==> flow/design.v <==
`timescale 1ns / 1ps
module HalfAdder(
    input a,  
    input b,  
    output f,  
    output carryOut  
    );
    xor(f, a, b);
    and(carryOut, a, b);
endmodule
`timescale 1ns / 1ps
module FullAdder(
    input a,
    input b,
    input carryIn,
    output sum,
    output carryOut
    );
    wire ha1Sum, ha1CarryOut, ha2CarryOut;
    HalfAdder halfAdder1(a, b, ha1Sum, ha1CarryOut);
    HalfAdder halfAdder2(ha1Sum, carryIn, sum, ha2CarryOut);
    or(carryOut, ha1CarryOut, ha2CarryOut);
endmodule
`timescale 1ns / 1ps
module MultiAnd16(
    input [15:0] a,
    input b,
    output [15:0] c
    );
    and(c[0], a[0], b);
    and(c[1], a[1], b);
    and(c[2], a[2], b);
    and(c[3], a[3], b);
    and(c[4], a[4], b);
    and(c[5], a[5], b);
    and(c[6], a[6], b);
    and(c[7], a[7], b);
    and(c[8], a[8], b);
    and(c[9], a[9], b);
    and(c[10], a[10], b);
    and(c[11], a[11], b);
    and(c[12], a[12], b);
    and(c[13], a[13], b);
    and(c[14], a[14], b);
    and(c[15], a[15], b);
endmodule
`timescale 1ns / 1ps
module MultiAdd15(
    input [14:0] a,
    input [14:0] b,
    input [14:0] carryIn,
    output [14:0] sum,
    output [14:0] carryOut
    );
    FullAdder fa0(a[0], b[0], carryIn[0], sum[0], carryOut[0]);  
    FullAdder fa1(a[1], b[1], carryIn[1], sum[1], carryOut[1]);
    FullAdder fa2(a[2], b[2], carryIn[2], sum[2], carryOut[2]);
    FullAdder fa3(a[3], b[3], carryIn[3], sum[3], carryOut[3]);
    FullAdder fa4(a[4], b[4], carryIn[4], sum[4], carryOut[4]);
    FullAdder fa5(a[5], b[5], carryIn[5], sum[5], carryOut[5]);
    FullAdder fa6(a[6], b[6], carryIn[6], sum[6], carryOut[6]);
    FullAdder fa7(a[7], b[7], carryIn[7], sum[7], carryOut[7]);
    FullAdder fa8(a[8], b[8], carryIn[8], sum[8], carryOut[8]);
    FullAdder fa9(a[9], b[9], carryIn[9], sum[9], carryOut[9]);
    FullAdder fa10(a[10], b[10], carryIn[10], sum[10], carryOut[10]);
    FullAdder fa11(a[11], b[11], carryIn[11], sum[11], carryOut[11]);
    FullAdder fa12(a[12], b[12], carryIn[12], sum[12], carryOut[12]);
    FullAdder fa13(a[13], b[13], carryIn[13], sum[13], carryOut[13]);
    FullAdder fa14(a[14], b[14], carryIn[14], sum[14], carryOut[14]);
endmodule
`timescale 1ns / 1ps
module ArrayMultiplier(
    input [15:0] a,
    input [15:0] b,
    output [31:0] f
    );
    wire [15:0] tmpAnd [0:15];
    wire [14:0] tmpSum [0:14];
    wire [14:0] tmpCarry [0:15];
    MultiAnd16 and0(a, b[0], tmpAnd[0]);
    MultiAnd16 and1(a, b[1], tmpAnd[1]);
    MultiAnd16 and2(a, b[2], tmpAnd[2]);
    MultiAnd16 and3(a, b[3], tmpAnd[3]);
    MultiAnd16 and4(a, b[4], tmpAnd[4]);
    MultiAnd16 and5(a, b[5], tmpAnd[5]);
    MultiAnd16 and6(a, b[6], tmpAnd[6]);
    MultiAnd16 and7(a, b[7], tmpAnd[7]);
    MultiAnd16 and8(a, b[8], tmpAnd[8]);
    MultiAnd16 and9(a, b[9], tmpAnd[9]);
    MultiAnd16 and10(a, b[10], tmpAnd[10]);
    MultiAnd16 and11(a, b[11], tmpAnd[11]);
    MultiAnd16 and12(a, b[12], tmpAnd[12]);
    MultiAnd16 and13(a, b[13], tmpAnd[13]);
    MultiAnd16 and14(a, b[14], tmpAnd[14]);
    MultiAnd16 and15(a, b[15], tmpAnd[15]);
    MultiAdd15 add0(tmpAnd[0][15:1], tmpAnd[1][14:0], 15'd0, tmpSum[0], tmpCarry[0]);
    MultiAdd15 add1({tmpAnd[1][15], tmpSum[0][14:1]}, tmpAnd[2][14:0], tmpCarry[0], tmpSum[1], tmpCarry[1]);
    MultiAdd15 add2({tmpAnd[2][15], tmpSum[1][14:1]}, tmpAnd[3][14:0], tmpCarry[1], tmpSum[2], tmpCarry[2]);
    MultiAdd15 add3({tmpAnd[3][15], tmpSum[2][14:1]}, tmpAnd[4][14:0], tmpCarry[2], tmpSum[3], tmpCarry[3]);
    MultiAdd15 add4({tmpAnd[4][15], tmpSum[3][14:1]}, tmpAnd[5][14:0], tmpCarry[3], tmpSum[4], tmpCarry[4]);
    MultiAdd15 add5({tmpAnd[5][15], tmpSum[4][14:1]}, tmpAnd[6][14:0], tmpCarry[4], tmpSum[5], tmpCarry[5]);
    MultiAdd15 add6({tmpAnd[6][15], tmpSum[5][14:1]}, tmpAnd[7][14:0], tmpCarry[5], tmpSum[6], tmpCarry[6]);
    MultiAdd15 add7({tmpAnd[7][15], tmpSum[6][14:1]}, tmpAnd[8][14:0], tmpCarry[6], tmpSum[7], tmpCarry[7]);
    MultiAdd15 add8({tmpAnd[8][15], tmpSum[7][14:1]}, tmpAnd[9][14:0], tmpCarry[7], tmpSum[8], tmpCarry[8]);
    MultiAdd15 add9({tmpAnd[9][15], tmpSum[8][14:1]}, tmpAnd[10][14:0], tmpCarry[8], tmpSum[9], tmpCarry[9]);
    MultiAdd15 add10({tmpAnd[10][15], tmpSum[9][14:1]}, tmpAnd[11][14:0], tmpCarry[9], tmpSum[10], tmpCarry[10]);
    MultiAdd15 add11({tmpAnd[11][15], tmpSum[10][14:1]}, tmpAnd[12][14:0], tmpCarry[10], tmpSum[11], tmpCarry[11]);
    MultiAdd15 add12({tmpAnd[12][15], tmpSum[11][14:1]}, tmpAnd[13][14:0], tmpCarry[11], tmpSum[12], tmpCarry[12]);
    MultiAdd15 add13({tmpAnd[13][15], tmpSum[12][14:1]}, tmpAnd[14][14:0], tmpCarry[12], tmpSum[13], tmpCarry[13]);
    MultiAdd15 add14({tmpAnd[14][15], tmpSum[13][14:1]}, tmpAnd[15][14:0], tmpCarry[13], tmpSum[14], tmpCarry[14]);
    FullAdder add15(tmpSum[14][1], tmpCarry[14][0], 1'b0, f[16], tmpCarry[15][0]);
    FullAdder add16(tmpSum[14][2], tmpCarry[14][1], tmpCarry[15][0], f[17], tmpCarry[15][1]);
    FullAdder add17(tmpSum[14][3], tmpCarry[14][2], tmpCarry[15][1], f[18], tmpCarry[15][2]);
    FullAdder add18(tmpSum[14][4], tmpCarry[14][3], tmpCarry[15][2], f[19], tmpCarry[15][3]);
    FullAdder add19(tmpSum[14][5], tmpCarry[14][4], tmpCarry[15][3], f[20], tmpCarry[15][4]);
    FullAdder add20(tmpSum[14][6], tmpCarry[14][5], tmpCarry[15][4], f[21], tmpCarry[15][5]);
    FullAdder add21(tmpSum[14][7], tmpCarry[14][6], tmpCarry[15][5], f[22], tmpCarry[15][6]);
    FullAdder add22(tmpSum[14][8], tmpCarry[14][7], tmpCarry[15][6], f[23], tmpCarry[15][7]);
    FullAdder add23(tmpSum[14][9], tmpCarry[14][8], tmpCarry[15][7], f[24], tmpCarry[15][8]);
    FullAdder add24(tmpSum[14][10], tmpCarry[14][9], tmpCarry[15][8], f[25], tmpCarry[15][9]);
    FullAdder add25(tmpSum[14][11], tmpCarry[14][10], tmpCarry[15][9], f[26], tmpCarry[15][10]);
    FullAdder add26(tmpSum[14][12], tmpCarry[14][11], tmpCarry[15][10], f[27], tmpCarry[15][11]);
    FullAdder add27(tmpSum[14][13], tmpCarry[14][12], tmpCarry[15][11], f[28], tmpCarry[15][12]);
    FullAdder add28(tmpSum[14][14], tmpCarry[14][13], tmpCarry[15][12], f[29], tmpCarry[15][13]);
    FullAdder add29(tmpAnd[15][15], tmpCarry[14][14], tmpCarry[15][13], f[30], f[31]);
    assign f[0] = tmpAnd[0][0];
    assign f[1] = tmpSum[0][0];
    assign f[2] = tmpSum[1][0];
    assign f[3] = tmpSum[2][0];
    assign f[4] = tmpSum[3][0];
    assign f[5] = tmpSum[4][0];
    assign f[6] = tmpSum[5][0];
    assign f[7] = tmpSum[6][0];
    assign f[8] = tmpSum[7][0];
    assign f[9] = tmpSum[8][0];
    assign f[10] = tmpSum[9][0];
    assign f[11] = tmpSum[10][0];
    assign f[12] = tmpSum[11][0];
    assign f[13] = tmpSum[12][0];
    assign f[14] = tmpSum[13][0];
    assign f[15] = tmpSum[14][0];
endmodule
`timescale 1ns / 1ps
module RippleAdder8(
    input [7:0] a,
    input [7:0] b,
    input carryIn,
    output [7:0] sum,
    output carryOut
    );
    wire tmpCarry [0:6];
    FullAdder fa0(a[0], b[0], carryIn, sum[0], tmpCarry[0]);  
    FullAdder fa1(a[1], b[1], tmpCarry[0], sum[1], tmpCarry[1]);
    FullAdder fa2(a[2], b[2], tmpCarry[1], sum[2], tmpCarry[2]);
    FullAdder fa3(a[3], b[3], tmpCarry[2], sum[3], tmpCarry[3]);
    FullAdder fa4(a[4], b[4], tmpCarry[3], sum[4], tmpCarry[4]);
    FullAdder fa5(a[5], b[5], tmpCarry[4], sum[5], tmpCarry[5]);
    FullAdder fa6(a[6], b[6], tmpCarry[5], sum[6], tmpCarry[6]);
    FullAdder fa7(a[7], b[7], tmpCarry[6], sum[7], carryOut);  
endmodule
`timescale 1ns / 1ps
module Adder32(
    input [31:0] a,
    input [31:0] b,
    output [31:0] sum,
    output carryOut
    );
    wire tmpCarry [0:2];
    RippleAdder8 add0(a[7:0], b[7:0], 1'b0, sum[7:0], tmpCarry[0]);
    RippleAdder8 add1(a[15:8], b[15:8], tmpCarry[0], sum[15:8], tmpCarry[1]);
    RippleAdder8 add2(a[23:16], b[23:16], tmpCarry[1], sum[23:16], tmpCarry[2]);
    RippleAdder8 add3(a[31:24], b[31:24], tmpCarry[2], sum[31:24], carryOut);
endmodule
`timescale 1ns / 1ps
module MACRegister(
    input clk,
    input rst,
    input [1:0] opcode,
    input [15:0] a,
    input [15:0] b,
    output [31:0] dataOut
    );
    reg [31:0] register;
    assign dataOut = register;
    wire [31:0] product;
    wire [31:0] sum;
    ArrayMultiplier multiplier(a, b, product);
    Adder32 adder(register, product, sum);
    always @ (posedge clk) begin
        if (rst)
            register <= 32'd0;
        else case (opcode)
            2'd1:  
                register <= {a, b};
            2'd2:  
                register <= sum;
        endcase
    end
endmodule
## Tool chain data of MACRegister

Tool output for the design above, in the order of the flow.
Lines are those of the file above, counted from 1.
Operators carry their Yosys type and port widths (W data, S select, Z words).
Cell names lack the library's common part.
A cell with - has no value.

| design | value |
|---|---|
| top | MACRegister |
| clock input | clk |
| standard-cell library | sky130hd |
| corner | tt_025C_1v80 |

## Word level

Counts by Yosys on the flattened word-level netlist (proc, flatten, opt, wreduce; memories kept). Register bits leave out memories and registers merged into their read ports (data or address). Print and check cells are left out. Cells with the same type and inputs are merged into one.

| cells by class | value |
|---|---|
| bitwise gates (word level) | 1562 |
| equal/unequal tests | 2 |
| div/mod/pow operators | 0 |
| order comparisons | 0 |
| multipliers | 0 |
| reductions and logical operators | 1 |
| shift-type cells | 0 |
| add/subtract/negate cells | 0 |
| multiplexer cells | 1 |

Operator list:

| kind | count |
|---|---|
| $and A1 B1 Y1 | 781 |
| $xor A1 B1 Y1 | 527 |
| $or A1 B1 Y1 | 254 |
| $pmux W32 S2 | 1 |
| $eq A2 B1 Y1 const B | 1 |
| $eq A2 B2 Y1 const B | 1 |
| $reduce_bool A2 Y1 | 1 |

| bit counts | value |
|---|---|
| output and inout port bits | 32 |
| memory bits (read-only) | 0 |
| bits of input ports | 36 |
| RAM bits | 0 |
| bits in registers | 32 |
| word-level cells | 1567 |
| word width x clocked read ports | 0 |
| memory cells | 0 |
| bits in latches | 0 |

## Longest topological paths

Longest topological path by Yosys (ltp), each cell counted once; first at word level (registers and memories cut), then after technology mapping (sequential cells cut; the memories' decode and read muxes count).

| logic depth | value |
|---|---|
| depth in word-level cells | 65 |
| ABC_AREA | 0 |
| depth in mapped cells | 41 |
| gate-level depth less buffers | 40 |

## After synthesis

Yosys stat after the flow's synthesis: flattened, memories mapped to cells. It holds for the ABC_AREA given above (unset counts as 0); a run with the other value may have another netlist.

| synthesis totals | value |
|---|---|
| sequential part of the area | 640.6 um2 |
| mapped area | 9185.1 um2 |
| mapped flip-flops | 32 |
| buffer cells | 83 |
| cell count | 934 |

Cell types:

| type | count | area in all (um2) |
|---|---|---|
| fa_1 | 254 | 5.08E+03 |
| and2_1 | 192 | 1.2E+03 |
| dfxtp_1 | 32 | 640.614 |
| inv_1 | 161 | 604.33 |
| nand2_1 | 92 | 345.331 |
| buf_4 | 32 | 240.23 |
| a211o_1 | 27 | 236.477 |
| ha_1 | 18 | 225.216 |
| clkbuf_1 | 42 | 157.651 |
| a21oi_1 | 27 | 135.13 |
| nor2_1 | 29 | 108.854 |
| buf_6 | 4 | 45.043 |
| nor2b_1 | 6 | 37.536 |
| buf_2 | 5 | 25.024 |
| a211oi_1 | 3 | 22.522 |
| nor3_1 | 3 | 15.014 |
| mux2_2 | 1 | 11.261 |
| mux2i_1 | 1 | 10.01 |

Other cell types: 5; their cells: 5.
By module: a second synthesis without flattening, with its own total; a netlist apart from the flattened one above.

| second synthesis, totals | value |
|---|---|
| cell total of the unflattened synthesis | 1234 |
| area total of the unflattened synthesis | 12064.1 um2 |

Rows give one instance, submodules left out.

Modules:

| module | area (um2) | sequential area (um2) | cells | instances |
|---|---|---|---|---|
| HalfAdder | 12.5 | 0.0 | 1 | 544 |
| MultiAnd16 | 126.4 | 0.0 | 17 | 16 |
| FullAdder | 6.3 | 0.0 | 1 | 272 |
| MACRegister | 1526.5 | 640.6 | 144 | 1 |
| Adder32 | 3.8 | 0.0 | 1 | 1 |
| ArrayMultiplier | 3.8 | 0.0 | 1 | 1 |
| MultiAdd15 | 0.0 | 0.0 | 0 | 15 |
| RippleAdder8 | 0.0 | 0.0 | 0 | 4 |

## Path before layout

Source: OpenSTA report_checks on the synthesized netlist (no wires, ideal clock, input and output delay 20% of the period each), path of least setup slack; recovery checks are left aside. Register names are those of the netlist, which keeps one name where synthesis merged equal registers.

| timing after synthesis | value |
|---|---|
| path type | input -> register |
| start point | input port b[1] |
| end point | register register[31] |
| setup slack | 0.059 ns |
| stages on the path | 38 |
| delay of the path | 15.141 ns |
| time at the first pin | 3.800 ns |
| buffers on the path | 1 |
| setup time | 0.106 ns |
| required time | 18.894 ns |
| clock period | 19.0 ns |
| input delay | 3.800 ns |
| data arrival time | 18.835 ns |
| synthesis period reached | 18.941 ns |

"delay of the path" = arrival - input delay + setup time.
"stages on the path" counts driving pins, that of a launching flip-flop among them; a cell with two outputs on the path counts twice.
"synthesis period reached" is the clock period less the worst setup slack; recovery checks do not enter. This is arithmetic on one report: input and output delays are still those of the set period (20% each).
The rows between start and end are the longest chain of elaborated cells between them; the timing report does not say that the signal goes this way. Where chains are equally long, one stands for them.
A line is the first line of the expression or statement that the cell stems from. Yosys adds cells for indexed reads and writes and turns some case tables into memories.
At most two assigning lines are given for a register; there are more.

| between the ends, after synthesis | value |
|---|---|
| cell sequence | clkbuf_1 > and2_1 > ha_1 > inv_1 > fa_1 > inv_1 > fa_1 > fa_1 > fa_1 > fa_1 > fa_1 > fa_1 > fa_1 > fa_1 > fa_1 > fa_1 > fa_1 > fa_1 > [... 2 more ...] > fa_1 > fa_1 > fa_1 > fa_1 > fa_1 > fa_1 > fa_1 > fa_1 > fa_1 > fa_1 > fa_1 > fa_1 > fa_1 > fa_1 > fa_1 > fa_1 > xor2_1 > o311ai_0 |
| length of the longest elaborated chain | 65 |
| elaborated cells between the ends (all ways) | 1265 |
| RTL lines with such cells | 20 |
| those cells by class | mux: 1; logic: 1264 |

RTL lines, path after synthesis:

| item | RTL line | RTL |
|---|---|---|
| start: declaration | 180 | `input [15:0] b,` |
| $and A1 B1 Y1 | 44 | `and(c[14], a[14], b);` |
| $xor A1 B1 Y1 x28 | 8 | `xor(f, a, b);` |
| $and A1 B1 Y1 | 9 | `and(carryOut, a, b);` |
| $or A1 B1 Y1 | 22 | `or(carryOut, ha1CarryOut, ha2CarryOut);` |
| $xor A1 B1 Y1 x2 | 8 |  |
| $and A1 B1 Y1 | 9 |  |
| $or A1 B1 Y1 | 22 |  |
| [... 23 more ...] | - |  |
| $or A1 B1 Y1 | 22 |  |
| $and A1 B1 Y1 | 9 |  |
| $or A1 B1 Y1 | 22 |  |
| $and A1 B1 Y1 | 9 |  |
| $or A1 B1 Y1 | 22 |  |
| $xor A1 B1 Y1 | 8 |  |
| $pmux W32 S2 | 192 | `else case (opcode)` |
| end: assignment | 194 | `register <= {a, b};` |
| end: assignment | 196 | `register <= sum;` |
| end: declaration | 183 | `reg [31:0] register;` |

## Path in the finished layout

Path of least setup slack in the final report of run B (OpenROAD, finished layout, wires in). Where an end is a register, its clock arrival counts in the times.

| timing after layout | value |
|---|---|
| path type | input -> register |
| start point | input port b[0] |
| end point | register register[31] |
| stages on the path | 40 |
| clock period | 19.0 ns |
| input delay | 3.80 ns |
| setup slack | 1.36 ns |
| buffers on the path | 2 |
| data arrival time | 17.83 ns |
| time at the first pin | 3.80 ns |
| setup time | 0.09 ns |
| required time | 19.20 ns |

The rows between start and end are the longest chain of elaborated cells between them; the timing report does not say that the signal goes this way. Where chains are equally long, one stands for them.
At most two assigning lines are given for a register; there are more.

| between the ends, after layout | value |
|---|---|
| cell sequence | buf_2 > buf_12 > and2_1 > ha_1 > inv_1 > fa_1 > inv_1 > fa_2 > fa_2 > fa_1 > fa_2 > fa_2 > fa_2 > fa_2 > fa_2 > fa_2 > fa_2 > fa_2 > [... 4 more ...] > fa_2 > fa_2 > fa_2 > fa_2 > fa_2 > fa_2 > fa_2 > fa_2 > fa_2 > fa_2 > fa_2 > fa_2 > fa_2 > fa_2 > fa_1 > xor2_1 > nand4_1 > o311ai_1 |
| length of the longest elaborated chain | 65 |
| elaborated cells between the ends (all ways) | 1264 |
| RTL lines with such cells | 20 |
| those cells by class | mux: 1; logic: 1263 |

RTL lines, path after layout:

| item | RTL line | RTL |
|---|---|---|
| start: declaration | 180 | `input [15:0] b,` |
| $and A1 B1 Y1 | 45 | `and(c[15], a[15], b);` |
| $xor A1 B1 Y1 x28 | 8 | `xor(f, a, b);` |
| $and A1 B1 Y1 | 9 | `and(carryOut, a, b);` |
| $or A1 B1 Y1 | 22 | `or(carryOut, ha1CarryOut, ha2CarryOut);` |
| $xor A1 B1 Y1 x2 | 8 |  |
| $and A1 B1 Y1 | 9 |  |
| $or A1 B1 Y1 | 22 |  |
| [... 23 more ...] | - |  |
| $or A1 B1 Y1 | 22 |  |
| $and A1 B1 Y1 | 9 |  |
| $or A1 B1 Y1 | 22 |  |
| $and A1 B1 Y1 | 9 |  |
| $or A1 B1 Y1 | 22 |  |
| $xor A1 B1 Y1 | 8 |  |
| $pmux W32 S2 | 192 | `else case (opcode)` |
| end: assignment | 194 | `register <= {a, b};` |
| end: assignment | 196 | `register <= sum;` |
| end: declaration | 183 | `reg [31:0] register;` |

Stored flow runs of MACRegister (3 of them; Yosys, OpenROAD, sky130hd). They differ in their settings and are not a sequence. Constraints: input delay and output delay 20% of the set period each, output load 0.01 pF.
"clock period reached" is the run's clock period less its worst setup slack. It is reckoned from that one timing run; input and output delays stay at 20% of the period that was set.
"allowed time less slack (worst setup path)": the worst setup path's part of the clock period (all of it between registers, 20% less for each end at a port) less its slack. A launch clock that arrives late makes it longer, a capture clock that arrives late makes it shorter.

#### Run A

| setting | value |
|---|---|
| ABC_AREA | `0` |
| CAP_MARGIN | `30` |
| CELL_PAD_IN_SITES_DETAIL_PLACEMENT | `2` |
| CORE_UTILIZATION | `63` |
| GPL_ROUTABILITY_DRIVEN | `0` |
| MAX_ROUTING_LAYER | `met4` |
| period_ns | `29.9` |
| CORE_MARGIN | `2` |
| SLEW_MARGIN | `20` |

Stopped before the end: placement reported DPL-0033.

#### Run B

| setting | value |
|---|---|
| CORE_UTILIZATION | `40` |
| SETUP_SLACK_MARGIN | `1.0` |
| period_ns | `19.0` |
| CAP_MARGIN | `20` |
| CORE_MARGIN | `2` |
| SLEW_MARGIN | `20` |

| result | value |
|---|---|
| clock period reached | 17.635 ns |
| worst-case hold slack | 0.480 ns |
| die outline area | 24191.1 um2 |
| allowed time less slack (worst setup path) | 13.84 ns |
| worst setup path type | input -> register |
| standard-cell area after layout | 10182.3 um2 |
| total negative slack | 0.000 ns |
| worst setup slack after layout | 1.365 ns |
| chip area in the Yosys report | 9185.1 um2 |
| utilization in the final report | 45.1% |

#### Run C

| setting | value |
|---|---|
| ABC_AREA | `1` |
| CAP_MARGIN | `0` |
| CELL_PAD_IN_SITES_DETAIL_PLACEMENT | `1` |
| CELL_PAD_IN_SITES_GLOBAL_PLACEMENT | `1` |
| CORE_ASPECT_RATIO | `1.75` |
| CORE_MARGIN | `7` |
| CORE_UTILIZATION | `54` |
| CTS_CLUSTER_DIAMETER | `390` |
| CTS_CLUSTER_SIZE | `88` |
| GPL_TIMING_DRIVEN | `0` |
| MAX_ROUTING_LAYER | `met5` |
| MIN_ROUTING_LAYER | `met2` |
| PLACE_DENSITY_LB_ADDON | `0.08` |
| SLEW_MARGIN | `25` |
| TNS_END_PERCENT | `75` |
| period_ns | `12.4` |

| result | value |
|---|---|
| standard-cell area after layout | 10864.2 um2 |
| worst-case hold slack | 0.511 ns |
| utilization in the final report | 62.2% |
| allowed time less slack (worst setup path) | 13.73 ns |
| worst setup path type | input -> register |
| worst setup slack after layout | -3.814 ns |
| total negative slack | -25.445 ns |
| clock period reached | 16.214 ns |
| chip area in the Yosys report | 9593.0 um2 |
| die outline area | 21840.2 um2 |
